==> flow/design.v <==
`timescale 1ns / 1ps
module pcpu(
 input wire clock, enable, reset, start,
 input wire [15:0] d_datain,   
 input wire [15:0] i_datain,   
 output  [7:0] i_addr,
 output  [7:0] d_addr,
 output  [15:0] d_dataout,
 output  d_we
    );
reg [15:0] gr [7:0];
reg nf, zf, cf;
reg cf_q;
reg state, next_state;
reg dw;
reg [7:0] pc;
reg [15:0] id_ir;
reg [15:0] wb_ir;
reg [15:0] ex_ir;
reg [15:0] mem_ir;
reg [15:0] smdr;
reg [15:0] smdr1;
reg signed [15:0] reg_C1;
reg signed [15:0] reg_A;
reg signed [15:0] reg_B;
reg signed [15:0] reg_C;
reg signed [15:0] ALUo;
reg signed [15:0] alu_last;
always @(posedge clock)
	begin
		if (!reset)
			state <= 1'b0;
		else
			state <= next_state;
	end
always @(*)
	begin
		case (state)
			1'b0 : 
				if ((enable == 1'b1) 
				&& (start == 1'b1))
					next_state = 1'b1;
				else	
					next_state = 1'b0;
			1'b1 :
				if ((enable == 1'b0) 
				|| (wb_ir[15:11] == 5'b00001))
					next_state = 1'b0;
				else
					next_state = 1'b1;
		endcase
	end
assign i_addr = pc;  
always @(posedge clock or negedge reset)
	begin
		if (!reset)
			begin
            id_ir <= 16'b0;
            pc <= 8'b0;
			end
		else if (state ==1'b1)
		begin
			if((i_datain[15:11] == 5'b01000 
				||i_datain[15:11] == 5'b10001
				||i_datain[15:11] == 5'b01011
				||i_datain[15:11] == 5'b10111 
				||i_datain[15:11] == 5'b01100 
				||i_datain[15:11] == 5'b01101 
				||i_datain[15:11] == 5'b01111 
				||i_datain[15:11] == 5'b01110) 
			  &&( (id_ir[15:11] == 5'b00010 && (id_ir[10:8]  == i_datain[6:4] || id_ir[10:8]  == i_datain[2:0])) 
			    ||(ex_ir[15:11] == 5'b00010 && (ex_ir[10:8]  == i_datain[6:4] || ex_ir[10:8]  == i_datain[2:0]))
				)
			  )  
			    begin
				   id_ir <= 16'b0;
				   pc <= pc;   
			    end		  			
  			else if (( i_datain[15:11] == 5'b00100
			         ||i_datain[15:11] == 5'b00110
					 ||i_datain[15:11] == 5'b00101
					 ||i_datain[15:11] == 5'b00111
					 ||i_datain[15:11] == 5'b00011)
                    &&((id_ir[15:11] == 5'b00010 &&(id_ir[10:8]  == i_datain[6:4])) 
					  ||(ex_ir[15:11] == 5'b00010 &&(ex_ir[10:8]  == i_datain[6:4]))
					  )
					)
					begin
					   id_ir <= 16'b0;
					   pc <= pc;   
					end 
			else if(id_ir[15:14] == 2'b11 || ex_ir[15:14] == 2'b11)
			        begin
				       id_ir <= 16'b0;
					   pc <= pc;   
					end 
			else
			  begin
				if(((mem_ir[15:11] == 5'b11010)
					&& (zf == 1'b1)) 
				|| ((mem_ir[15:11] == 5'b11011)
					&& (zf == 1'b0)))
				begin
					id_ir <= 16'b0;
					pc <= reg_C[7:0];
				end
				else if(((mem_ir[15:11] == 5'b11100)
					&& (nf == 1'b1)) 
				|| ((mem_ir[15:11] == 5'b11101)
					&& (nf == 1'b0)))
				begin
					id_ir <= 16'b0;
					pc <= reg_C[7:0];
				end
				else if(((mem_ir[15:11] == 5'b11110)
					&& (cf == 1'b1)) 
				|| ((mem_ir[15:11] == 5'b11111)
					&& (cf == 1'b0)))
				begin
					id_ir <= 16'b0;
					pc <= reg_C[7:0];
				end
				else if((mem_ir[15:11] == 5'b11000)			
				|| (mem_ir[15:11] == 5'b11001))
				begin
					id_ir <= 16'b0;
					pc <= reg_C[7:0];
				end
				else
				begin
				    id_ir <= i_datain;
					pc <= pc + 1;
				end
			  end   
		end  
	end  
always @(posedge clock or negedge reset) 
    begin
	    if (!reset)
			begin
				ex_ir <= 16'b0;
				reg_A <= 16'b0;
				reg_B <= 16'b0;
				smdr <= 16'b0;
			end
		else if (state == 1'b1)
			begin
				ex_ir <= id_ir;
				 if ((id_ir[15:14] == 2'b11 && id_ir[15:11] != 5'b11000) 
				|| (id_ir[15:11] == 5'b10000)
				|| (id_ir[15:11] == 5'b01001)
				|| (id_ir[15:11] == 5'b10011))
					reg_A <= gr[id_ir[10:8]];
				else if (id_ir[15:11] == 5'b00010) 
					reg_A <= gr[id_ir[6:4]];
				 else if(id_ir[6:4] == ex_ir[10:8])
				      reg_A <= ALUo;
			    else if(id_ir[6:4] == wb_ir[10:8]) 
				      reg_A <= reg_C1;
			    else if(id_ir[6:4] == mem_ir[10:8]) 
				      reg_A <= reg_C;
				else 
					reg_A <= gr[id_ir[6:4]];
			  if (id_ir[15:11] == 5'b00011)
					begin
						reg_B <= {12'b0000_0000_0000, id_ir[3:0]};  
						smdr <= gr[id_ir[10:8]];  
			      end
				else if(id_ir[2:0] == ex_ir[10:8])
				      reg_B <= ALUo;
			    else if(id_ir[2:0] == wb_ir[10:8]) 
				      reg_B <= reg_C1;
			    else if(id_ir[2:0] == mem_ir[10:8]) 
				      reg_B <= reg_C;
				else if  ((id_ir[15:11] == 5'b01000)
                || (id_ir[15:11] == 5'b10001)
				    || (id_ir[15:11] == 5'b01011)
				    || (id_ir[15:11] == 5'b10111)
				    || (id_ir[15:11] == 5'b01100)
					 || (id_ir[15:11] == 5'b01101)
					 || (id_ir[15:11] == 5'b01111)
					 || (id_ir[15:11] == 5'b01110))
					reg_B <= gr[id_ir[2:0]];
			end
	end		
always @ (*) 
    begin
		ALUo = alu_last;
		cf = cf_q;
		if  (ex_ir[15:11] == 5'b11000)
			ALUo = {8'b0, ex_ir[7:0]};
		else if  (ex_ir[15:14] == 2'b11)
		    ALUo = reg_A + {8'b0, ex_ir[7:0]};
		else 
		begin
			case(ex_ir[15:11])
			5'b00010: ALUo = reg_A + {12'b0000_0000_0000, ex_ir[3:0]};
			5'b00011: ALUo = reg_A + reg_B;
			5'b10000: {cf, ALUo} = reg_A + { ex_ir[7:0], 8'b0 };
			5'b01000: {cf, ALUo} = reg_A + reg_B;
			5'b01001:{cf, ALUo} = reg_A + { 8'b0, ex_ir[7:0] };
			5'b10001: {cf, ALUo} = reg_A + reg_B + cf_q;
			5'b01011: {cf, ALUo} = {{1'b0, reg_A} - reg_B};
			5'b10011: {cf, ALUo} = {1'b0, reg_A }- { 8'b0, ex_ir[7:0] };
			5'b10111:{cf, ALUo} = {{1'b0, reg_A} - reg_B - cf_q};
			5'b01100: {cf, ALUo} = {{1'b0, reg_A} - reg_B};
			5'b01101: {cf, ALUo} = {1'b0, reg_A & reg_B};
			5'b01111: {cf, ALUo} = {1'b0, reg_A | reg_B};
			5'b01110: {cf, ALUo} = {1'b0, reg_A ^ reg_B};
			5'b00100: {cf, ALUo} = {reg_A[4'b1111 - ex_ir[3:0]], reg_A << ex_ir[3:0]};
			5'b00110: {cf, ALUo} = {reg_A[ex_ir[3:0] - 4'b0001], reg_A >> ex_ir[3:0]};
			5'b00101: {cf, ALUo} = {reg_A[ex_ir[3:0] - 4'b0001], reg_A <<< ex_ir[3:0]};
			5'b00111: {cf, ALUo} = {reg_A[4'b1111 - ex_ir[3:0]], reg_A >>> ex_ir[3:0]};
			default: begin
					 end
        endcase								
		end
 end
always @(posedge clock or negedge reset)
    begin
	    if (!reset)
			begin
				alu_last <= 16'b0;
				cf_q <= 1'b0;
			end
		else if (state == 1'b1)
			begin
				alu_last <= ALUo;
				cf_q <= cf;
			end
	end
always @(posedge clock or negedge reset) 
    begin
	    if (!reset)
			begin
				mem_ir <= 16'b0;
				reg_C <= 16'b0;
				dw <= 0;
				nf <= 0;
				zf <= 0;
				smdr1 <= 16'b0;
			end
		else if (state == 1'b1)
			begin
				mem_ir <= ex_ir;
				reg_C <= ALUo;
				if (ex_ir[15:11] == 5'b00011)
					begin
						dw <= 1'b1;
						smdr1 <= smdr;
					end
				else if(ex_ir[15:14] != 2'b11 && ex_ir[15:11] != 5'b00010)
				     begin
				       zf <= (ALUo == 0)? 1:0;
					   nf <= (ALUo[15] == 1'b1)? 1:0;
						dw <= 1'b0;
				     end	
            else		
                 dw <= 1'b0;				
			end		
    end
assign d_dataout = smdr1;
assign d_we = dw;
assign d_addr = reg_C[7:0];
always @(posedge clock or negedge reset) 
    begin
	    if (!reset)
			begin
				wb_ir <= 16'b0;
				reg_C1 <= 16'b0;
			end
		else if (state == 1'b1)
			begin
				wb_ir <= mem_ir;			
				if (mem_ir[15:11] == 5'b00010)
					reg_C1 <= d_datain;
				else if(mem_ir[15:14] != 2'b11)
					reg_C1 <= reg_C;				
			end			
	end
always @(posedge clock or negedge reset) 
    begin
	    if (!reset)
			begin
			   gr[0] <= 16'b0;
				gr[1] <= 16'b0;
				gr[2] <= 16'b0;
				gr[3] <= 16'b0;
				gr[4] <= 16'b0;
				gr[5] <= 16'b0;
				gr[6] <= 16'b0;
				gr[7] <= 16'b0;
			end			
		else if (state == 1'b1)
			begin
				if ((wb_ir[15:14] != 2'b11) 
				   &&(wb_ir[15:11] != 5'b00011)		  
				   &&(wb_ir[15:11] != 5'b01100)
				)
					gr[wb_ir[10:8]] <= reg_C1;
			end	
   end
endmodule
# Step by step through the tools: pcpu
# Tool output for the design above, in the order of the flow.
# Lines are those of the file above, counted from 1.
# Cell names lack the library's common part.
# Not given: n/a
# inputs
top	pcpu
clock	clock
cell_library	sky130hd
pvt_corner	tt_025C_1v80

# Word level
# Source: Yosys, flattened and elaborated. Widths are those after wreduce. Registers that Yosys merges into a memory's read port (data or address) are not register bits. Print and check cells do not count.
# word_totals
mem_bits_ro	0
mem_count	0
clocked_rd_ports_x_width	0
latchBits	0
word_cells	268
out_inout_bits	33
inputBits	36
regBits	301
mem_bits_rw	0
# classes
add_sub_neg	14
reduce_and_logical	73
div	0
n_eq	101
n_shift	6
muxes	38
mul	0
n_logic	12
cmp	0
# ops
cell	n
16-bit parallel mux with 8-bit select	3
16-bit two-way mux	21
16-bit parallel mux with 16-bit select	1
5-bit by 4-bit equality test with 1-bit output (second input constant)	20
5-bit equality test (second input constant)	19
16-bit by 16-bit adder with 17-bit output	3
3-bit equality test (second input constant)	16
5-bit by 3-bit equality test with 1-bit output (second input constant)	8
16-bit by 4-bit variable part select with 1-bit output	2
8-bit two-way mux	4
1-bit logical OR	31
3-bit equality test	10
5-bit by 2-bit equality test with 1-bit output (second input constant)	6
3-bit AND reduction	9
3-bit by 2-bit equality test with 1-bit output (second input constant)	8
1-bit logical AND	17
16-bit by 16-bit subtractor with 17-bit output	1
16-bit by 8-bit adder with 17-bit output	1
16-bit by 8-bit subtractor with 17-bit output	1
17-bit by 1-bit adder with 17-bit output	1
17-bit by 1-bit subtractor with 17-bit output	1
16-bit adder	1
16-bit bitwise AND	1
16-bit OR	1
16-bit XOR	1
16-bit by 4-bit adder with 16-bit output	1
16-bit by 4-bit left shift with 16-bit output	1
16-bit by 4-bit >> shifter with 16-bit output	1
# Not listed: further kinds 25, cells in them 54.

# Logic depth
# Depth = most cells in a row (Yosys ltp): at word level without a register or memory, in the mapped netlist without a sequential cell, where the memories' decode and read muxes count.
# depth
depth_word	14
abc_area	0
depth_mapped	19
mapped_depth_nobuf	15

# Synthesis result
# Yosys stat after the flow's synthesis: flattened, memories mapped to cells. It holds for the ABC_AREA given above (unset counts as 0); a run with the other value may have another netlist.
# by_type
type	n	area_total_um2
dfrtp_1	284	7.11E+03
mux2_2	205	2.31E+03
mux4_2	58	1.31E+03
ha_1	77	963.424
o21ai_0	190	950.912
mux2i_1	90	900.864
a21oi_1	176	880.845
nor2_1	223	837.053
nand2_1	202	758.227
clkbuf_1	193	724.445
xnor2_1	64	560.538
o211ai_1	63	472.954
a22o_1	40	350.336
a211oi_1	46	345.331
inv_1	90	337.824
nand3_1	58	290.278
a221oi_1	31	271.51
nor3_1	51	255.245
# Not listed: further types 77, cells in them 604.
# synth_totals
buffers	242
flip_flops	285
cells	2745
seqArea_mm2	0.0071268
yosys_area_mm2	0.0241444

# Path before layout
# Source: OpenSTA report_checks on the synthesized netlist (no wires, ideal clock, input and output delay 20% of the period each), path of least setup slack; recovery checks are left aside. Register names are those of the netlist, which keeps one name where synthesis merged equal registers.
# synth_path
path_type	register -> register
startpoint	register ex_ir[2]
endpoint	register id_ir[10]
slack_ns	3.220
setup_time_ns	0.121
t_first_pin_ns	0.000
clock_period_ns	8.0
stages	20
required_ns	7.879
arrival_ns	4.659
delay_ns	4.780
path_buffers	6
synth_period_reached_ns	4.78
# "delay_ns" = arrival - input delay + setup time.
# "stages" counts driving pins, that of a launching flip-flop among them; a cell with two outputs on the path counts twice.
# "synth_period_reached_ns" = period - worst setup slack (recovery checks aside). The figure is calculated, with input and output delays left at 20% of the set period.
# Between the ends stands the longest chain of elaborated cells between them, by number of cells; it is not shown to be the way that was timed. Of several equally long chains one is given.
# Each line given opens the expression or statement behind the cell; cells for indexed reads and writes are added by Yosys, which also makes memories of some case tables.
# At most two assigning lines are given for a register; there are more.
# synth_between
cell_sequence	dfrtp_1 > inv_1 > clkbuf_1 > buf_1 > clkbuf_1 > ha_1 > clkbuf_1 > nand2b_1 > a21oi_1 > o211ai_1 > a2111oi_0 > nor2_1 > o41ai_1 > nor4_1 > a311oi_2 > nor3_4 > and2_4 > buf_6 > buf_8 > a22o_1
elab_chain_cells	14
cone_cells	20
classes_between	5 x add/sub; 2 x shift; 9 x mux; 1 x logic; 3 x reduce/logical
# synth_rtl
item	line	source
from (decl)	19	reg [15:0] ex_ir;
from (assign)	141	ex_ir <= 16'b0;
from (assign)	148	ex_ir <= id_ir;
4-bit subtractor	213	5'b00111: {cf, ALUo} = {reg_A[4'b1111 - ex_ir[3:0]], reg_A >>> ex_ir[3:0]};
16-bit by 4-bit variable part select with 1-bit output	213
1-bit parallel mux with 10-bit select	196	case(ex_ir[15:11])
1-bit two-way mux	192	else if (ex_ir[15:14] == 2'b11)
1-bit two-way mux	190	if (ex_ir[15:11] == 5'b11000)
1-bit NOT	118	&& (cf == 1'b0)))
1-bit logical AND	117	|| ((mem_ir[15:11] == 5'b11111)
1-bit logical OR	115	else if(((mem_ir[15:11] == 5'b11110)
16-bit two-way mux	115
16-bit two-way mux	107	else if(((mem_ir[15:11] == 5'b11100)
16-bit two-way mux	99	if(((mem_ir[15:11] == 5'b11010)
16-bit two-way mux	92	else if(id_ir[15:14] == 2'b11 || ex_ir[15:14] == 2'b11)
16-bit two-way mux	79	else if (( i_datain[15:11] == 5'b00100
16-bit two-way mux	63	if((i_datain[15:11] == 5'b01000
to (assign)	58	id_ir <= 16'b0;
to (assign)	131	id_ir <= i_datain;
to (decl)	17	reg [15:0] id_ir;

# Worst path after layout
# From the final timing report of record 1: the path of least setup slack in the routed layout; clock arrival at registers is part of the times.
# layout_path
path_type	register -> register
startpoint	register reg_A[10]
endpoint	register pc[5]
t_first_pin_ns	0.54
clock_period_ns	7.14
setup_time_ns	0.11
stages	15
required_ns	7.56
path_buffers	1
slack_ns	1.63
arrival_ns	5.93
# Between the ends stands the longest chain of elaborated cells between them, by number of cells; it is not shown to be the way that was timed. Of several equally long chains one is given.
# At most two assigning lines are given for a register; there are more.
# layout_between
cell_sequence	dfrtp_1 > inv_1 > ha_1 > nor2_1 > nand2_1 > o221ai_1 > o21ai_0 > nand4_1 > or4b_4 > o31ai_1 > a311oi_2 > nor3_4 > buf_8 > mux2i_1 > a2bb2oi_1
elab_chain_cells	11
cone_cells	20
classes_between	8 x add/sub; 2 x shift; 6 x mux; 1 x logic; 3 x reduce/logical
# layout_rtl
item	line	source
from (decl)	24	reg signed [15:0] reg_A;
from (assign)	153	reg_A <= gr[id_ir[10:8]];
from (assign)	155	reg_A <= gr[id_ir[6:4]];
16-bit by 16-bit subtractor with 17-bit output	205	5'b10111:{cf, ALUo} = {{1'b0, reg_A} - reg_B - cf_q};
17-bit by 1-bit subtractor with 17-bit output	205
1-bit parallel mux with 10-bit select	196	case(ex_ir[15:11])
1-bit two-way mux	192	else if (ex_ir[15:14] == 2'b11)
1-bit two-way mux	190	if (ex_ir[15:11] == 5'b11000)
1-bit NOT	118	&& (cf == 1'b0)))
1-bit logical AND	117	|| ((mem_ir[15:11] == 5'b11111)
1-bit logical OR	115	else if(((mem_ir[15:11] == 5'b11110)
8-bit two-way mux	115
8-bit two-way mux	107	else if(((mem_ir[15:11] == 5'b11100)
8-bit two-way mux	99	if(((mem_ir[15:11] == 5'b11010)
to (assign)	95	pc <= pc;
to (assign)	105	pc <= reg_C[7:0];
to (decl)	16	reg [7:0] pc;

# Measured data: module pcpu, platform sky130hd, 6 stored runs of the flow under differing settings, order arbitrary. Input and output delays are each 20% of the period that was set; the output load is 0.01 pF.
# "achieved_period_ns" means the clock period less the worst setup slack. The figure is calculated, with input and output delays left at 20% of the set period.
# Among the settings, n/a means not set for that run.
item,record 1,record 2,record 3,record 4,record 5,record 6
CORE_UTILIZATION,59,27,40,54,36,27
CTS_CLUSTER_DIAMETER,133,353,n/a,n/a,262,37
CTS_CLUSTER_SIZE,74,n/a,n/a,62,n/a,n/a
MAX_ROUTING_LAYER,met4,met4,n/a,met4,met4,met4
SETUP_SLACK_MARGIN,0.87,0.99,n/a,1.42,n/a,0.99
SLEW_MARGIN,35,20,20,10,20,20
TNS_END_PERCENT,95,n/a,n/a,5,n/a,25
period_ns,7.14,4.36,3.98,9.32,10.1,5.97
CAP_MARGIN,20,5,20,25,20,5
CORE_MARGIN,2,8,2,2,2,8
ABC_AREA,n/a,1,n/a,n/a,n/a,1
CELL_PAD_IN_SITES_DETAIL_PLACEMENT,n/a,1,n/a,n/a,n/a,1
CELL_PAD_IN_SITES_GLOBAL_PLACEMENT,n/a,2,n/a,n/a,2,2
HOLD_SLACK_MARGIN,n/a,0.12,n/a,n/a,n/a,0.12
MIN_ROUTING_LAYER,n/a,met2,n/a,met1,met2,met2
PLACE_DENSITY,n/a,n/a,0.6,n/a,n/a,n/a
PLACE_DENSITY_LB_ADDON,n/a,n/a,n/a,0.05,n/a,n/a
achieved_period_ns,5.510,3.487,4.349,6.420,6.904,4.841
die_footprint_mm2,0.0425576,0.0977406,0.0623426,0.0464187,0.0691559,0.0977406
setup_worst_slack_ns,1.630,0.873,-0.369,2.900,3.196,1.129
util_pct,63.3,34.0,49.9,59.2,40.8,32.3
yosys.chip_area_mm2,0.0241444,0.0237578,0.0241444,0.0241444,0.0241444,0.0237578
